==> flow/design.v <==
module LASER(
	CLK,
	RST,
	X,
	Y,
	C1X,
	C1Y,
	C2X,
	C2Y,
	DONE
);
input 		    CLK, RST;
input [3:0]         X, Y;
output reg	    DONE;
output reg [3:0]    C1X, C1Y, C2X, C2Y;
parameter    s_idle    = 'd0,
	     s_input   = 'd1,
	     s_circle1 = 'd2,
             s_circle2 = 'd3,
	     s_check   = 'd4,
	     s_output  = 'd5;
integer    i,j;
reg 	     map[0:15][0:15];
reg [2:0]    current_state, next_state;
reg [5:0]    cover_num1, best_num1, cover_num2, best_num2, previous_sum; 	
reg [6:0]    cnt, cnt1;
reg signed [4:0]    bias_x, bias_y;
reg signed [4:0]    cur_x, cur_y, cir1_x, cir1_y, cir2_x, cir2_y;
reg signed [4:0]    best_x1, best_y1, best_x2, best_y2;
reg signed [4:0]    last_x1, last_y1, last_x2, last_y2;
wire	convergence, search_finish, delay_flag;
wire    outside_x1, outside_y1, outside_x2, outside_y2;
wire signed[5:0]    dis1, dis2; 		
assign dis1 = (cur_x-cir1_x)*(cur_x-cir1_x) + (cur_y-cir1_y)*(cur_y-cir1_y);
assign dis2 = (cur_x-cir2_x)*(cur_x-cir2_x) + (cur_y-cir2_y)*(cur_y-cir2_y);
assign search_finish = (cnt == 'd63 && cnt1 == 'd80);
assign delay_flag = (cnt1 == 'd80);
assign convergence = (best_num1 + best_num2 <= previous_sum );
assign outside_x1 = (cir1_x + bias_x > 'd15 || cir1_x + bias_x < 0);
assign outside_y1 = (cir1_y + bias_y > 'd15 || cir1_y + bias_y < 0);
assign outside_x2 = (cir2_x + bias_x > 'd15 || cir2_x + bias_x < 0);
assign outside_y2 = (cir2_y + bias_y > 'd15 || cir2_y + bias_y < 0);
always@(posedge CLK) begin
        if(RST)	
            current_state <= s_idle;
        else	
	    current_state <= next_state;
end
always@(*) begin
        next_state = current_state;
        case(current_state)
            s_idle   : 			     next_state = s_input;
	    s_input  :  if(cnt == 'd39)	     next_state = s_circle1;
	    s_circle1:  if(search_finish)    next_state = s_circle2;
	    s_circle2:  if(search_finish)    next_state = s_check;
	    s_check  :  if(convergence)	     next_state = s_output;
	                else	             next_state = s_circle2;
	    s_output : 			     next_state = s_input;
        endcase
end
always@(posedge CLK) begin
        case(current_state)
            s_idle   :  if(RST)			       cnt <= 'd0;  
	    s_input  :  if(cnt == 'd39)		       cnt <= 'd0;
		        else 			       cnt <= cnt+1;
	    s_circle1:  if(next_state == s_circle2)    cnt <= 'd0;
		        else if(delay_flag)	       cnt <= cnt+1;
	    s_circle2:  if(next_state == s_check)      cnt <= 'd0;     
	                else if(delay_flag)	       cnt <= cnt+1;
	    s_output :				       cnt <= 'd0;					
        endcase
end
always@(posedge CLK) begin
        case(current_state)
            s_idle   :  if(RST)		  cnt1 <= 'd0;  
	    s_circle1:  if(delay_flag)    cnt1 <= 'd0;
	                else 		  cnt1 <= cnt1+1;
	    s_circle2:  if(delay_flag)	  cnt1 <= 'd0;
		        else 		  cnt1 <= cnt1+1;
	    s_output :			  cnt1 <= 'd0;
    endcase
end
always@(posedge CLK) begin
        case(current_state)
            s_idle   : if(RST)
		           for(i=0;i<16;i=i+1)
		               for(j=0;j<16;j=j+1)
		                   map[i][j] <= 'd0;
	    s_input  : map[X][Y] <= 'd1;
	    s_output : for(i=0;i<16;i=i+1)
		           for(j=0;j<16;j=j+1)
			       map[i][j] <= 'd0;		
        endcase
end
always@(posedge CLK) begin
	case(current_state)
		s_idle   : if(RST)    cur_x <= 0;
		s_circle1: 	      cur_x <= (outside_x1) ? 0 : cir1_x + bias_x;
		s_circle2:	      cur_x <= (outside_x2) ? 0 : cir2_x + bias_x;
		s_output : 	      cur_x <= 0;
	endcase
end
always@(posedge CLK) begin
	case(current_state)
		s_idle   : if(RST)    cur_y <= 0;
		s_circle1: 	      cur_y <= (outside_y1) ? 0 : cir1_y + bias_y;
		s_circle2:	      cur_y <= (outside_y2) ? 0 : cir2_y + bias_y;
		s_output : 	      cur_y <= 0;
	endcase
end
always@(posedge CLK) begin
	case(current_state)
	    s_idle   : 	if(RST)    
                            begin	
                                cir1_x <= 2; 			
                                cir1_y <= 0; 		 	
                            end
	    s_circle1:  if(delay_flag)			
			    begin	
			        if(cir1_x == 'd14)	
                                    begin	
                                        cir1_x <= 2; 			
                                        cir1_y <= cir1_y+2; 	
                                    end
			        else				
                                    begin	
                                        cir1_x <= cir1_x + 2;
				    end
			     end
			 else if(delay_flag)		
                             begin	
                                 cir1_x <= cir1_x + 2;
			     end 
	     s_check  :  if(!convergence)
		             begin   
                                 cir1_x <= best_x2;
		                 cir1_y <= best_y2;
		             end  
	     s_output :	 begin	
                             cir1_x <= 2; 			
                             cir1_y <= 0;
 			 end
	 endcase
end
always@(posedge CLK) begin
	case(current_state)
	    s_idle   : 	if(RST)					
                            begin
                                cir2_x <= 2; 			
                                cir2_y <= 0; 			
                            end
	    s_circle2:  if(delay_flag)
			    begin	
			        if(cir2_x == 'd14)	
                                    begin	
                                        cir2_x <= 2; 			
                                        cir2_y <= cir2_y+2;
                                    end
				else
				    begin
                                	cir2_x <= cir2_x + 2;
				    end
			     end
	    s_check  :  if(!convergence)
		            begin	
                                cir2_x <= 2; 			
                                cir2_y <= 0; 			
                            end
	    s_output :	
		        begin	
                            cir2_x <= 2; 			
                            cir2_y <= 0; 			
                        end
	endcase
end
always@(posedge CLK) begin
	case(current_state)
	    s_idle   :  if(RST)					
                            begin	
                                best_x1 <= 0; 
                                best_y1 <= 0; 												
                            end
	    s_circle1:  if(delay_flag)			
                            begin	
                                best_x1 <= (cover_num1 > best_num1) ? cir1_x : best_x1;
				best_y1 <= (cover_num1 > best_num1) ? cir1_y : best_y1;
                            end
	    s_check  :  if(!convergence)		
                            begin	
                                best_x1 <= best_x2;
			        best_y1 <= best_y2;										
                            end
	    s_output :							
                            begin	
                                best_x1 <= 0; 
				best_y1 <= 0; 												
                            end
	endcase
end
always@(posedge CLK) begin
	case(current_state)
            s_idle   : 	if(RST)					
                            begin
	                        best_x2 <= 0; 
				best_y2 <= 0;
 			    end
	    s_circle2:  if(delay_flag)			
                            begin
                         	best_x2 <= (cover_num2 > best_num2) ? cir2_x : best_x2;
				best_y2 <= (cover_num2 > best_num2) ? cir2_y : best_y2;
                            end 
	    s_output :	begin	
                            best_x2 <= 0; 
			    best_y2 <= 0; 	
                        end
	endcase
end
always@(posedge CLK) begin
	case(current_state)
	    s_idle   : if(RST) 					
                           bias_x <= -'d4;
	    s_circle1: if(bias_x == 'd4)
		           bias_x <= -'d4;
		       else
			   bias_x <= bias_x+1;
	    s_circle2: if(bias_x == 'd4)		
                           bias_x <= -'d4;
		       else	
			   bias_x <= bias_x+1;
	    s_output : bias_x <= -'d4;
	endcase
end
always@(posedge CLK) begin
	case(current_state)
	    s_idle   : if(RST) 					
                           bias_y <= -'d4;
	    s_circle1: if(delay_flag)			
                           bias_y <= -'d4;
		       else if(bias_x == 'd4)	
                           bias_y <= bias_y+1;	 			
	    s_circle2: if(delay_flag)			
                           bias_y <= -'d4;
		       else if(bias_x == 'd4)	
                           bias_y <= bias_y+1;	
	    s_output : bias_y <= -'d4;
	endcase
end
always@(posedge CLK) begin
	case(current_state)
	    s_idle   : if(RST) 												
                           cover_num1 <= 'd0;
	    s_circle1: if(delay_flag)										
                           cover_num1 <= 'd0;
		       else if(outside_x1 || outside_y1)					
                           cover_num1 <= cover_num1;
		       else if(dis1 <= 'sd16  && map[cur_x][cur_y] == 'd1)	
                           cover_num1 <= cover_num1+1;					 
	    s_output : 						 								
                       cover_num1 <= 'd0;
	endcase
end
always@(posedge CLK) begin
	case(current_state)
	    s_idle   : if(RST) 												
                           best_num1 <= 'd0;
	    s_circle1: if(delay_flag)										
                           best_num1 <= (cover_num1 > best_num1) ? cover_num1 : best_num1;					
	    s_check  : if(!convergence)										
                           best_num1 <= best_num2;		
	    s_output : 														
                           best_num1 <= 'd0;
	endcase
end
always@(posedge CLK) begin
	case(current_state)
	    s_idle   : if(RST) 												
                           cover_num2 <= 'd0;				
	    s_circle2: if(delay_flag)										
                           cover_num2 <= 'd0;
		       else if(outside_x2 || outside_y2)					
                           cover_num2 <= cover_num2;
		       else if(dis2 <= 'sd16  && map[cur_x][cur_y] == 'd1)	
                           cover_num2 <= (dis1 > 'sd16) ? cover_num2+1 : cover_num2;	
	    s_output : 														
                       cover_num2 <= 'd0;
	endcase
end
always@(posedge CLK) begin
	case(current_state)
	    s_idle   : if(RST) 												
                           best_num2 <= 'd0;				
	    s_circle2: if(delay_flag)										
                           best_num2 <= (cover_num2 > best_num2) ? cover_num2 : best_num2;
	    s_check	 : if(!convergence)										
                           best_num2 <= 'd0;
	    s_output : 														
                           best_num2 <= 'd0;
	endcase
end
always@(posedge CLK) begin
	case(current_state)
	    s_idle   : if(RST) 	           previous_sum <= 'd0;				
	    s_check  : if(!convergence)    previous_sum <= best_num1 + best_num2;	
	    s_output : 		           previous_sum <= 'd0;
	endcase
end
always@(posedge CLK) begin
	if(current_state == s_check && !convergence)
	begin
	    last_x1 <= best_x1;
	    last_y1 <= best_y1;
	    last_x2 <= best_x2;
	    last_y2 <= best_y2;
	end
	else if(current_state == s_output)
	begin
            last_x1 <= 'd0;
	    last_y1 <= 'd0;
	    last_x2 <= 'd0;
	    last_y2 <= 'd0;
	end
end
always@(posedge CLK) begin
	if(next_state == s_output)    DONE <= 'd1;
	else			      DONE <= 'd0;
end
always@(posedge CLK) begin
	if(next_state == s_output) 
	begin
	    C1X <= last_x1[3:0];
	    C1Y <= last_y1[3:0];
	    C2X <= last_x2[3:0];
	    C2Y <= last_y2[3:0];
	end
	else
	begin
	    C1X <= 'd0;
	    C1Y <= 'd0;
	    C2X <= 'd0;
	    C2Y <= 'd0;
	end
end
endmodule 
Step by step through the tools: LASER
Tool output for the design above, in the order of the flow.
Lines are those of the file above, counted from 1.
A cell with n/a has no value.

design
  top = LASER
  clock = CLK
  standard-cell library = sky130hd
  timing corner = tt_025C_1v80

Elaborated design
Yosys after proc, flatten, opt, wreduce and memory -nomap, before mapping. Memory bits, and registers merged into a memory's read port (data or address), are not among the register bits. Print and check cells are not counted.
Memory sizes are those after Yosys's memory passes, which may raise the word count (mostly to a power of two), join words into wider ones and drop unused or constant bits.

storage and ports
  bits in read-only memories = 0
  memories kept = 1
  bits in writable memories = 256
  bits of input ports = 10
  output and inout bits = 17
  register bits = 138
  bits in latches = 0

cells by class
  $lt $le $gt $ge = 14
  divide/modulo/power cells = 0
  multiplexer cells = 93
  shifts and indexed selects = 0
  reductions and logical operators = 35
  multipliers = 4
  equal/unequal tests = 28
  bitwise operators = 7
  add/sub/neg operators = 27

memories
  memory  words  bits a word  line  RTL
  map     256    1            23    reg map[0:15][0:15];

operator list
  kind                                                 count
  multiplier 6 x 6 -> 6 bit                            4
  two-way mux 5 bit                                    26
  case mux 5 bit (select 4 bit)                        6
  two-way mux 6 bit                                    15
  two-way mux 64 bit                                   1
  case mux 5 bit (select 3 bit)                        4
  case mux 6 bit (select 3 bit)                        3
  adder 5 x 5 -> 6 bit                                 8
  case mux 6 bit (select 4 bit)                        2
  two-way mux 7 bit                                    6
  two-way mux 4 bit                                    10
  case mux 7 bit (select 5 bit)                        1
  two-way mux 32 bit                                   1
  case mux 4 bit (select 4 bit)                        2
  AND reduction 5 bit                                  5
  subtractor 5 x 5 -> 6 bit                            4
  less-than comparator 6 x 1 -> 1 bit with constant B  4
  > comparator 6 x 4 -> 1 bit with constant B          4
  case mux 7 bit (select 3 bit)                        1
  adder 5 x 3 -> 5 bit with constant B                 4
  adder 6 bit                                          3
  != test 2 bit with constant B                        8
  AND reduction 4 bit                                  4
  two-way mux 16 bit                                   1
  two-way mux 8 bit                                    2
  case mux 3 bit (select 5 bit)                        1
  adder 7 x 1 -> 7 bit with constant B                 2
  == test 7 x 6 -> 1 bit with constant B               2

Not listed: further kinds 32, cells in them 74.

Logic depth
Yosys ltp: most cells in a row. Word level: on the elaborated netlist, between registers, memories and ports. Mapped: between sequential cells and ports; inverters and the memories' decode and read muxes count.

logic depth
  word-level depth = 9
  ABC_AREA = 0
  gate-level depth with buffers = 25
  mapped depth without buffers = 25

Mapped cells and area
The flow's flattened synthesis, as Yosys stat reports it; memories are mapped. The netlist is that of the ABC_AREA named above (0 if unset); the other value can give another one.
Totals and module areas in this step are rounded.

cell types
  cell type                  count  total area (µm²)
  sky130_fd_sc_hd__dfxtp_1   278    5.57E+03
  sky130_fd_sc_hd__edfxtp_1  106    3.18E+03
  sky130_fd_sc_hd__mux4_2    60     1.35E+03
  sky130_fd_sc_hd__o21ai_0   248    1,241.19
  sky130_fd_sc_hd__ha_1      94     1.18E+03
  sky130_fd_sc_hd__nand2_1   313    1.17E+03
  sky130_fd_sc_hd__xnor2_1   55     481.712
  sky130_fd_sc_hd__fa_1      20     400.384
  sky130_fd_sc_hd__a22o_1    39     341.578
  sky130_fd_sc_hd__inv_1     80     300.288
  sky130_fd_sc_hd__nor2_1    78     292.781
  sky130_fd_sc_hd__clkbuf_1  76     285.274
  sky130_fd_sc_hd__and2_1    38     237.728
  sky130_fd_sc_hd__and3_1    28     175.168
  sky130_fd_sc_hd__a21oi_1   32     160.154
  sky130_fd_sc_hd__nand3_1   32     160.154
  sky130_fd_sc_hd__xor2_1    17     148.893
  sky130_fd_sc_hd__nor2b_1   17     106.352

Not listed: further types 53, cells in them 200.

synthesis totals
  mapped area = 18,400 µm²
  flip-flops = 384
  standard cells after synthesis = 1,811

Path before layout
Source: OpenSTA report_checks on the synthesized netlist (no wires, ideal clock, input and output delay 20% of the period each), path of least setup slack; recovery checks are left aside. Register names are those of the netlist, which keeps one name where synthesis merged equal registers.

timing path after synthesis
  path type = reg2reg
  start point = register cur_x[1]
  end point = register cover_num1[0]
  path slack = 0.488 ns
  period = 6.0 ns
  data required time = 5.640 ns
  stages = 22
  path delay = 5.512 ns
  buffers on the path = 0
  time at the first pin = 0.000 ns
  data arrival time = 5.152 ns
  synthesis period reached = 5.512 ns

"path delay" = arrival - input delay + setup time.
"stages": output pins that drive a net of the path, with the launching flip-flop's if there is one; two outputs of one cell count as two.
"synthesis period reached" = period - worst setup slack (recovery checks aside). The figure is calculated, with input and output delays left at 20% of the set period.
The rows between start and end are the longest chain of elaborated cells between them; the timing report does not say that the signal goes this way. Where chains are equally long, one stands for them.
Each line given opens the expression or statement behind the cell; cells for indexed reads and writes are added by Yosys, which also makes memories of some case tables.
At most two assigning lines are given for a register; there are more.
Only ways into the end's enable, where the timed path ends, are counted here.

on the way, after synthesis
  path through = sky130_fd_sc_hd__edfxtp_1 -> sky130_fd_sc_hd__fa_1 -> sky130_fd_sc_hd__a21o_1 -> sky130_fd_sc_hd__a21oi_1 -> sky130_fd_sc_hd__xnor2_1 -> sky130_fd_sc_hd__nand2_1 -> sky130_fd_sc_hd__fa_1 -> sky130_fd_sc_hd__inv_1 -> sky130_fd_sc_hd__ha_1 -> sky130_fd_sc_hd__fa_1 -> sky130_fd_sc_hd__ha_1 -> sky130_fd_sc_hd__inv_1 -> sky130_fd_sc_hd__fa_1 -> sky130_fd_sc_hd__inv_1 -> sky130_fd_sc_hd__ha_1 -> sky130_fd_sc_hd__xnor2_1 -> sky130_fd_sc_hd__xnor2_1 -> sky130_fd_sc_hd__xnor2_1 -> sky130_fd_sc_hd__xnor2_1 -> sky130_fd_sc_hd__nor2_1 -> sky130_fd_sc_hd__or3_1 -> sky130_fd_sc_hd__o21bai_1
  cells in the longest elaborated chain = 7
  elaborated cells between the ends (all ways) = 9
  classes of those cells = add/sub (3); mul (1); compare (1); eq/ne (1); reduce/logical (2); memory (1)

ends and longest elaborated chain, after synthesis
  element                         line  RTL
  from (decl)                     28    reg signed [4:0]    cur_x, cur_y, cir1_x, cir1_y, cir2_x, cir2_y;
  from (assign)                   98    s_circle1: cur_x <= (outside_x1) ? 0 : cir1_x + bias_x;
  from (assign)                   99    s_circle2: cur_x <= (outside_x2) ? 0 : cir2_x + bias_x;
  subtractor 5 x 5 -> 6 bit       34    assign dis1 = (cur_x-cir1_x)*(cur_x-cir1_x) + (cur_y-cir1_y)*(cur_y-cir1_y);
  multiplier 6 x 6 -> 6 bit       34
  adder 6 bit                     34
  less-or-equal comparator 6 bit  256   else if(dis1 <= 'sd16 && map[cur_x][cur_y] == 'd1)
  logical AND 1 bit               256
  != test 3 bit                   n/a
  AND reduction 4 bit             n/a
  to (assign)                     255   cover_num1 <= cover_num1;
  to (assign)                     257   cover_num1 <= cover_num1+1;
  to (decl)                       25

Path in the finished layout
Path of least setup slack in the final report of run 1 (OpenROAD, finished layout, wires in). Where an end is a register, its clock arrival counts in the times.

timing path post-layout
  path type = reg2reg
  start point = register cur_x[1]
  end point = register cover_num1[5]
  data required time = 3.44 ns
  stages = 24
  data arrival time = 5.82 ns
  path slack = -2.37 ns
  buffers on the path = 2
  period = 3.19 ns
  time at the first pin = 0.54 ns

The rows between start and end are the longest chain of elaborated cells between them; the timing report does not say that the signal goes this way. Where chains are equally long, one stands for them.
At most two assigning lines are given for a register; there are more.
Only ways into the end's enable, where the timed path ends, are counted here.

on the way, post-layout
  path through = sky130_fd_sc_hd__edfxtp_1 -> sky130_fd_sc_hd__buf_6 -> sky130_fd_sc_hd__fa_2 -> sky130_fd_sc_hd__a21o_1 -> sky130_fd_sc_hd__a21oi_2 -> sky130_fd_sc_hd__xnor2_2 -> sky130_fd_sc_hd__nand2_2 -> sky130_fd_sc_hd__fa_1 -> sky130_fd_sc_hd__inv_2 -> sky130_fd_sc_hd__ha_4 -> sky130_fd_sc_hd__fa_1 -> sky130_fd_sc_hd__ha_4 -> sky130_fd_sc_hd__inv_2 -> sky130_fd_sc_hd__fa_1 -> sky130_fd_sc_hd__inv_2 -> sky130_fd_sc_hd__ha_4 -> sky130_fd_sc_hd__xnor2_4 -> sky130_fd_sc_hd__xnor2_2 -> sky130_fd_sc_hd__xnor2_1 -> sky130_fd_sc_hd__xnor2_1 -> sky130_fd_sc_hd__nor2_2 -> sky130_fd_sc_hd__or3_4 -> sky130_fd_sc_hd__o21bai_4 -> sky130_fd_sc_hd__buf_12
  cells in the longest elaborated chain = 7
  elaborated cells between the ends (all ways) = 9
  classes of those cells = add/sub (3); mul (1); compare (1); eq/ne (1); reduce/logical (2); memory (1)

ends and longest elaborated chain, post-layout
  element                         line  RTL
  from (decl)                     28    reg signed [4:0]    cur_x, cur_y, cir1_x, cir1_y, cir2_x, cir2_y;
  from (assign)                   98    s_circle1: cur_x <= (outside_x1) ? 0 : cir1_x + bias_x;
  from (assign)                   99    s_circle2: cur_x <= (outside_x2) ? 0 : cir2_x + bias_x;
  subtractor 5 x 5 -> 6 bit       34    assign dis1 = (cur_x-cir1_x)*(cur_x-cir1_x) + (cur_y-cir1_y)*(cur_y-cir1_y);
  multiplier 6 x 6 -> 6 bit       34
  adder 6 bit                     34
  less-or-equal comparator 6 bit  256   else if(dis1 <= 'sd16 && map[cur_x][cur_y] == 'd1)
  logical AND 1 bit               256
  != test 3 bit                   n/a
  AND reduction 4 bit             n/a
  to (assign)                     255   cover_num1 <= cover_num1;
  to (assign)                     257   cover_num1 <= cover_num1+1;
  to (decl)                       25

Ticket comment

Module LASER, platform sky130hd: 5 stored runs of the flow (Yosys, OpenROAD) with differing settings, in no particular order. Input and output delays are each 20% of the period that was set; the output load is 0.01 pF.
"clock period achieved": clock period set for the run, less the worst setup slack. It is reckoned from that one timing run; input and output delays stay at 20% of the period that was set.
"critical path time" means the part of the period allowed to the worst setup path (the constraints hold back 20% at inputs and 20% at outputs) less its slack; where the path has registers, the arrival times of their clocks count too.
"power": no workload was simulated; the value follows from the tool's default switching activity.
Results are given in rounded form.
Among the settings, n/a means not set for that run.
Results: n/a = not shown.

item                                    run 1    run 2    run 3    run 4    run 5
ABC_AREA                                0        0        n/a      n/a      0
CELL_PAD_IN_SITES_DETAIL_PLACEMENT      1        1        n/a      n/a      1
CELL_PAD_IN_SITES_GLOBAL_PLACEMENT      3        n/a      n/a      n/a      0
CORE_ASPECT_RATIO                       1.97     1.97     n/a      n/a      1.0
CORE_MARGIN                             6        2        2        2        6
CORE_UTILIZATION                        43       43       40       41       70
CTS_CLUSTER_DIAMETER                    48       48       n/a      n/a      161
GPL_TIMING_DRIVEN                       0        0        n/a      n/a      1
MAX_ROUTING_LAYER                       met5     met4     n/a      n/a      met4
MIN_ROUTING_LAYER                       met1     met2     n/a      n/a      n/a
PLACE_DENSITY                           0.61     n/a      n/a      n/a      n/a
SLEW_MARGIN                             5        20       20       20       20
TNS_END_PERCENT                         25       n/a      n/a      n/a      65
period_ns                               3.19     6.0      5.79     5.79     3.51
CAP_MARGIN                              20       20       20       20       25
PLACE_DENSITY_LB_ADDON                  n/a      0.06     n/a      n/a      0.09
SETUP_SLACK_MARGIN                      n/a      0.17     n/a      n/a      -0.25
CTS_CLUSTER_SIZE                        n/a      n/a      n/a      n/a      59
GPL_ROUTABILITY_DRIVEN                  n/a      n/a      n/a      n/a      0
HOLD_SLACK_MARGIN                       n/a      n/a      n/a      n/a      0.23
worst slack on setup checks (ns)        -2.37    0.395    0.214    0.262    n/a
critical path time (ns)                 5.56     5.61     5.58     5.53     n/a
type of the worst setup path            reg2reg  reg2reg  reg2reg  reg2reg  n/a
overall die area (µm²)                  48,100   44,500   47,700   46,500   n/a
clock period achieved (ns)              5.562    5.605    5.576    5.528    n/a
sum of negative setup slack (ns)        -47.0    0.000    0.000    0.000    n/a
mapped cell area after synthesis (µm²)  18,400   18,400   18,400   18,400   n/a
lowest hold slack (ns)                  0.446    0.453    0.444    0.448    n/a
power (µW)                              11,500   6,140    6,470    6,330    n/a
post-layout utilization (%)             51.0     49.3     45.6     46.5     n/a
standard-cell area after layout (µm²)   21,400   20,800   20,700   20,600   n/a

Run 5: did not finish, placement stopped with DPL-0033
